==> flow/design.v <==
module HW3_FPMUL_754SP(Clk, Rst, St, FPmplier, FPmcand, Done, Ovf, Unf, FPproduct);
	input Clk, Rst, St;
	input [31:0] FPmplier, FPmcand;
	output reg [31:0] FPproduct;
	output reg Ovf, Unf, Done;
	wire [47:0] mult_out;
	wire [8:0] expo_out;		 
	reg [22:0] F;
	reg [8:0] E, E_biased;
	reg S;
	reg [1:0] state;
	assign mult_out = ({1'b1, FPmplier[22:0]}) * ({1'b1, FPmcand[22:0]});
	assign expo_out = (FPmplier[30:23] - 8'd127) + (FPmcand[30:23] - 8'd127);
	always @ (posedge Clk)	begin
		Done <= 1'b0;
		Ovf <= 1'b0;
		Unf <= 1'b0;
		if(Rst == 1'b1) begin
			state <= 2'b00;
		end
		else
		case(state)
			0: begin
				if(St == 1'b0)
					state <= 2'b00;
				else
					state <= 2'b01;
			end
			1: begin
				state <= 2'b10;
				S <= FPmplier[31] ^ FPmcand[31];
				if(FPmplier == 32'b0 || FPmcand == 32'b0) begin
					E <= 9'b0;
					E_biased <= 9'b0;
					F <= mult_out[45:23];
				end
				else if(mult_out[47] == 1'b1) begin
					E <= expo_out + 9'b1;
					E_biased <= expo_out + 9'd128;
					F <= mult_out[46:24];
				end
				else begin
					E <= expo_out;
					E_biased <= expo_out + 9'd127;
					F <= mult_out[45:23];
				end
			end
			2: begin
				state <= 2'b0;
				Done <= 1'b1;
				if(E_biased > 8'b11111110)
					Ovf <= 1'b1;
				if(E_biased < 8'b00000001)
					Unf <= 1'b1;
				FPproduct <= {S, E_biased[7:0], F};
			end
			default: begin
				if(St == 1'b0)
					state <= 2'b00;
				else
					state <= 2'b01;
			end
		endcase
	end
endmodule
; ---- Tool chain data of HW3_FPMUL_754SP
; What the tools print for HW3_FPMUL_754SP, step after step.
; Line numbers count from 1 in the design file above.
; Cell names lack the library's common part.
; Not given: --
[setup]
top_module = HW3_FPMUL_754SP
clock_port = Clk
cell_library = sky130hd
lib_corner = tt_025C_1v80

; ---- Word level
; Yosys after proc, flatten, opt, wreduce and memory -nomap, before mapping. Enables and synchronous resets that opt folds into registers are not counted as muxes. Memory bits, and registers merged into a memory's read port (data or address), are not among the register bits. Print and check cells are not counted. Equal cells are merged and count once.
[word_totals]
reg_bits = 70
latch_bits = 0
mem_bits_rw = 0
romBits = 0
clocked_rd_ports_x_width = 0
memories = 0
input_bits = 67
out_inout_bits = 35
[classes]
addsub = 5
mul = 1
div_mod_pow = 0
compare = 2
eq_ne = 2
shifts = 0
mux = 8
logic = 3
reduce_and_logical = 6
[op_table]
columns = op, n
row1 = 24-bit by 24-bit multiplier with 48-bit output, 1
row2 = 32-bit zero test, 2
row3 = 23-bit two-way mux, 2
row4 = 8-bit by 7-bit subtractor with 9-bit output with constant B, 2
row5 = 9-bit by 1-bit less-than comparator with 1-bit output with constant B, 1
row6 = 9-bit by 7-bit adder with 9-bit output with constant B, 1
row7 = 9-bit by 8-bit adder with 9-bit output with constant B, 1
row8 = 9-bit by 8-bit > comparator with 1-bit output with constant B, 1
row9 = 9-bit adder, 1
row10 = 9-bit two-way mux, 1
row11 = 2-bit AND reduction, 2
row12 = 2-bit parallel mux with 2-bit select, 1
row13 = 1-bit two-way mux, 4
row14 = 1-bit NOT, 2
row15 = 2-bit by 1-bit equality test with 1-bit output with constant B, 1
row16 = 2-bit equality test with constant B, 1
row17 = 2-bit OR reduction, 1
row18 = 1-bit XOR, 1
row19 = 1-bit logical OR, 1

; ---- Logic depth
; Yosys ltp: most cells in a row. Word level: on the elaborated netlist, between registers, memories and ports. Mapped: between sequential cells and ports; inverters and the memories' decode and read muxes count.
[logic_depth]
depth_word = 4
ABC_AREA = 0
ltp_mapped = 27
mapped_depth_nobuf = 25

; ---- Netlist
; Yosys stat after the flow's synthesis: flattened, memories mapped to cells. It holds for the ABC_AREA given above (unset counts as 0); a run with the other value may have another netlist.
; Totals and module areas in this step are rounded.
[by_type]
columns = cell_type, n, type_area_um2
row1 = fa_1, 482, 9.65E+03
row2 = ha_1, 185, 2314.72
row3 = inv_1, 600, 2252.16
row4 = edfxtp_1, 65, 1.95E+03
row5 = and2_1, 241, 1.51E+03
row6 = nand2_1, 296, 1.11E+03
row7 = clkbuf_1, 90, 337.824
row8 = a21oi_1, 48, 240.23
row9 = nor2_1, 64, 240.23
row10 = xnor2_1, 24, 210.202
row11 = mux2_2, 14, 157.651
row12 = nor4_1, 24, 150.144
row13 = o21ai_0, 25, 125.12
row14 = dfxtp_1, 6, 120.115
row15 = a21o_1, 15, 112.608
row16 = nand3_1, 22, 110.106
row17 = xor2_1, 12, 105.101
row18 = nand4_1, 13, 81.328
; Not listed: further types 48, cells in them 129.
[synth_totals]
mapped_cells = 2355
synth_area_mm2 = 0.0218
sequential_area_mm2 = 0.00207
ffs = 71
buf_cells = 103

; ---- Worst setup path after synthesis
; Path of least setup slack by OpenSTA after synthesis, without wires, with an ideal clock, recovery checks aside; 20% of the period is set as input and as output delay. Where synthesis merged equal registers, the netlist keeps one of their names.
[synth_timing]
kind = input to register
from = input port FPmcand[12]
to = register F[18]
period_ns = 8.6
in_delay_ns = 1.720
launch_ns = 1.720
arrival_ns = 8.027
slack_ns = 0.313
delay_ns = 6.567
driving_pins = 26
path_buffers = 1
period_less_setup_slack_ns = 8.287
; "delay_ns" = arrival - input delay + setup time.
; "driving_pins": output pins that drive a net of the path, with the launching flip-flop's if there is one; two outputs of one cell count as two.
; "period_less_setup_slack_ns" = period - worst setup slack (recovery checks aside). The figure is calculated, with input and output delays left at 20% of the set period.
; The rows between start and end are the longest chain of elaborated cells between them; the timing report does not say that the signal goes this way. Where chains are equally long, one stands for them.
; Each line given opens the expression or statement behind the cell; cells for indexed reads and writes are added by Yosys, which also makes memories of some case tables.
; A register here has more assigning lines than the two given.
[synth_between]
cell_sequence = clkbuf_1 -> inv_1 -> nor2_1 -> fa_1 -> inv_1 -> fa_1 -> inv_1 -> fa_1 -> inv_1 -> fa_1 -> inv_1 -> fa_1 -> fa_1 -> inv_1 -> fa_1 -> inv_1 -> ha_1 -> a21oi_1 -> o21ai_0 -> and2_1 -> o311a_1 -> a2111oi_1 -> o31ai_1 -> a21o_1 -> xor2_1 -> mux2_2
elab_chain_cells = 3
cone_cells = 5
cone_lines = 3
classes_between = mul (1); mux (2); reduce/logical (2)
[synth_rtl]
columns = item, line
row1 = from (decl), 3  ; input [31:0] FPmplier, FPmcand;
row2 = 24-bit by 24-bit multiplier with 48-bit output, 12  ; assign mult_out = ({1'b1, FPmplier[22:0]}) * ({1'b1, FPmcand[22:0]});
row3 = 23-bit two-way mux, 37  ; else if(mult_out[47] == 1'b1) begin
row4 = 23-bit two-way mux, 32  ; if(FPmplier == 32'b0 || FPmcand == 32'b0) begin
row5 = to (assign), 35  ; F <= mult_out[45:23];
row6 = to (assign), 40  ; F <= mult_out[46:24];
row7 = to (decl), 8  ; reg [22:0] F;

; ---- Path in the finished layout
; From the final timing report of run A: the path of least setup slack in the routed layout; clock arrival at registers is part of the times.
[layout_timing]
kind = input to register
from = input port FPmcand[0]
to = register F[22]
period_ns = 5.09
in_delay_ns = 1.02
launch_ns = 1.02
arrival_ns = 7.55
slack_ns = -2.38
driving_pins = 26
path_buffers = 4
; The rows between start and end are the longest chain of elaborated cells between them; the timing report does not say that the signal goes this way. Where chains are equally long, one stands for them.
; A register here has more assigning lines than the two given.
[layout_between]
cell_sequence = buf_2 -> buf_12 -> and2_4 -> fa_1 -> fa_1 -> inv_1 -> fa_1 -> fa_1 -> inv_2 -> fa_1 -> fa_1 -> inv_2 -> fa_1 -> inv_2 -> ha_4 -> nand4_1 -> nor4_2 -> o21ai_1 -> a31oi_1 -> buf_4 -> o211ai_1 -> o211ai_1 -> buf_4 -> a31oi_4 -> xnor2_2 -> mux2_4
elab_chain_cells = 3
cone_cells = 5
cone_lines = 3
classes_between = mul (1); mux (2); reduce/logical (2)
[layout_rtl]
columns = item, line
row1 = from (decl), 3  ; input [31:0] FPmplier, FPmcand;
row2 = 24-bit by 24-bit multiplier with 48-bit output, 12  ; assign mult_out = ({1'b1, FPmplier[22:0]}) * ({1'b1, FPmcand[22:0]});
row3 = 23-bit two-way mux, 37  ; else if(mult_out[47] == 1'b1) begin
row4 = 23-bit two-way mux, 32  ; if(FPmplier == 32'b0 || FPmcand == 32'b0) begin
row5 = to (assign), 35  ; F <= mult_out[45:23];
row6 = to (assign), 40  ; F <= mult_out[46:24];
row7 = to (decl), 8  ; reg [22:0] F;

FLOW RESULTS
============

Stored flow runs of HW3_FPMUL_754SP (4 of them; Yosys, OpenROAD, sky130hd). They differ in their settings and are not a sequence. Constraints: input delay and output delay 20% of the set period each, output load 0.01 pF.
By "clock_period_reached_ns" is meant the clock period of the run minus its worst setup slack. This is arithmetic on one report: input and output delays are still those of the set period (20% each).
"worst_path_allowed_less_slack_ns": the worst setup path's part of the clock period (all of it between registers, 20% less for each end at a port) less its slack. A launch clock that arrives late makes it longer, a capture clock that arrives late makes it shorter.
Values from the reports are rounded here.

# run A
==> flow/run.sh <==
#!/bin/bash
# the make line also repeats the synthesis and layout settings of config.mk as NAME=value (left out here)
make -C /OpenROAD-flow-scripts/flow DESIGN_CONFIG=/design/flow/config.mk WORK_HOME=/design/flow/orfs CLKGATE_MAP_FILE= finish
==> flow/config.mk <==
export PLATFORM = sky130hd
export DESIGN_NAME = HW3_FPMUL_754SP
export DESIGN_NICKNAME = HW3_FPMUL_754SP
export VERILOG_FILES = /design/flow/design.v
export SDC_FILE = /design/flow/constraint.sdc
export NUM_CORES = 4
export LEC_CHECK = 0
export CAP_MARGIN = 20
export CORE_MARGIN = 2
export CORE_UTILIZATION = 40
export SLEW_MARGIN = 20
==> flow/constraint.sdc <==
create_clock -name core_clock -period 5.09 [get_ports {Clk}]
set_input_delay 1.0180 -clock core_clock [delete_from_list [all_inputs] [get_ports {Clk}]]
set_output_delay 1.0180 -clock core_clock [all_outputs]
set_load 0.01 [all_outputs]

==> run A: results <==
synth_area_mm2=0.0218
die_footprint_mm2=0.0563
final_util_pct=54.1
timing.setup.ws_ns=-2.38
clock_period_reached_ns=7.469
hold_worst_slack_ns=0.418
layout_stdcell_area_mm2=0.0291
tns_setup_ns=-71.0
worst_path_allowed_less_slack_ns=6.45
worst_path_kind="input to register"

# run B
==> flow/run.sh <==
#!/bin/bash
# the make line also repeats the synthesis and layout settings of config.mk as NAME=value (left out here)
make -C /OpenROAD-flow-scripts/flow DESIGN_CONFIG=/design/flow/config.mk WORK_HOME=/design/flow/orfs CLKGATE_MAP_FILE= finish
==> flow/config.mk <==
export PLATFORM = sky130hd
export DESIGN_NAME = HW3_FPMUL_754SP
export DESIGN_NICKNAME = HW3_FPMUL_754SP
export VERILOG_FILES = /design/flow/design.v
export SDC_FILE = /design/flow/constraint.sdc
export NUM_CORES = 4
export LEC_CHECK = 0
export ABC_AREA = 1
export CAP_MARGIN = 20
export CELL_PAD_IN_SITES_DETAIL_PLACEMENT = 0
export CELL_PAD_IN_SITES_GLOBAL_PLACEMENT = 2
export CORE_ASPECT_RATIO = 1.12
export CORE_MARGIN = 2
export CORE_UTILIZATION = 58
export CTS_CLUSTER_DIAMETER = 170
export GPL_ROUTABILITY_DRIVEN = 0
export GPL_TIMING_DRIVEN = 0
export HOLD_SLACK_MARGIN = 0.04
export MIN_ROUTING_LAYER = met2
export PLACE_DENSITY = 0.59
export SLEW_MARGIN = 5
==> flow/constraint.sdc <==
create_clock -name core_clock -period 8.6 [get_ports {Clk}]
set_input_delay 1.7200 -clock core_clock [delete_from_list [all_inputs] [get_ports {Clk}]]
set_output_delay 1.7200 -clock core_clock [all_outputs]
set_load 0.01 [all_outputs]

==> run B: results <==
outcome="no final report: placement broke off with GPL-0301"

# run C
==> flow/run.sh <==
#!/bin/bash
# the make line also repeats the synthesis and layout settings of config.mk as NAME=value (left out here)
make -C /OpenROAD-flow-scripts/flow DESIGN_CONFIG=/design/flow/config.mk WORK_HOME=/design/flow/orfs CLKGATE_MAP_FILE= finish
==> flow/config.mk <==
export PLATFORM = sky130hd
export DESIGN_NAME = HW3_FPMUL_754SP
export DESIGN_NICKNAME = HW3_FPMUL_754SP
export VERILOG_FILES = /design/flow/design.v
export SDC_FILE = /design/flow/constraint.sdc
export NUM_CORES = 4
export LEC_CHECK = 0
export ABC_AREA = 1
export CAP_MARGIN = 20
export CORE_ASPECT_RATIO = 0.99
export CORE_MARGIN = 2
export CORE_UTILIZATION = 40
export CTS_CLUSTER_DIAMETER = 170
export SLEW_MARGIN = 20
==> flow/constraint.sdc <==
create_clock -name core_clock -period 8.6 [get_ports {Clk}]
set_input_delay 1.7200 -clock core_clock [delete_from_list [all_inputs] [get_ports {Clk}]]
set_output_delay 1.7200 -clock core_clock [all_outputs]
set_load 0.01 [all_outputs]

==> run C: results <==
synth_area_mm2=0.0234
die_footprint_mm2=0.0605
final_util_pct=45.5
timing.setup.ws_ns=0.467
clock_period_reached_ns=8.133
hold_worst_slack_ns=0.422
layout_stdcell_area_mm2=0.0264
tns_setup_ns=0.000
worst_path_allowed_less_slack_ns=6.41
worst_path_kind="input to register"

# run D
==> flow/run.sh <==
#!/bin/bash
# the make line also repeats the synthesis and layout settings of config.mk as NAME=value (left out here)
make -C /OpenROAD-flow-scripts/flow DESIGN_CONFIG=/design/flow/config.mk WORK_HOME=/design/flow/orfs CLKGATE_MAP_FILE= finish
==> flow/config.mk <==
export PLATFORM = sky130hd
export DESIGN_NAME = HW3_FPMUL_754SP
export DESIGN_NICKNAME = HW3_FPMUL_754SP
export VERILOG_FILES = /design/flow/design.v
export SDC_FILE = /design/flow/constraint.sdc
export NUM_CORES = 4
export LEC_CHECK = 0
export ABC_AREA = 1
export CAP_MARGIN = 20
export CELL_PAD_IN_SITES_DETAIL_PLACEMENT = 0
export CELL_PAD_IN_SITES_GLOBAL_PLACEMENT = 1
export CORE_ASPECT_RATIO = 1.12
export CORE_MARGIN = 2
export CORE_UTILIZATION = 58
export CTS_CLUSTER_DIAMETER = 199
export GPL_ROUTABILITY_DRIVEN = 0
export GPL_TIMING_DRIVEN = 0
export HOLD_SLACK_MARGIN = 0.04
export MIN_ROUTING_LAYER = met2
export PLACE_DENSITY = 0.59
export SLEW_MARGIN = 5
==> flow/constraint.sdc <==
create_clock -name core_clock -period 6.11 [get_ports {Clk}]
set_input_delay 1.2220 -clock core_clock [delete_from_list [all_inputs] [get_ports {Clk}]]
set_output_delay 1.2220 -clock core_clock [all_outputs]
set_load 0.01 [all_outputs]

==> run D: results <==
outcome="no final report: routing broke off with GRT-0232"
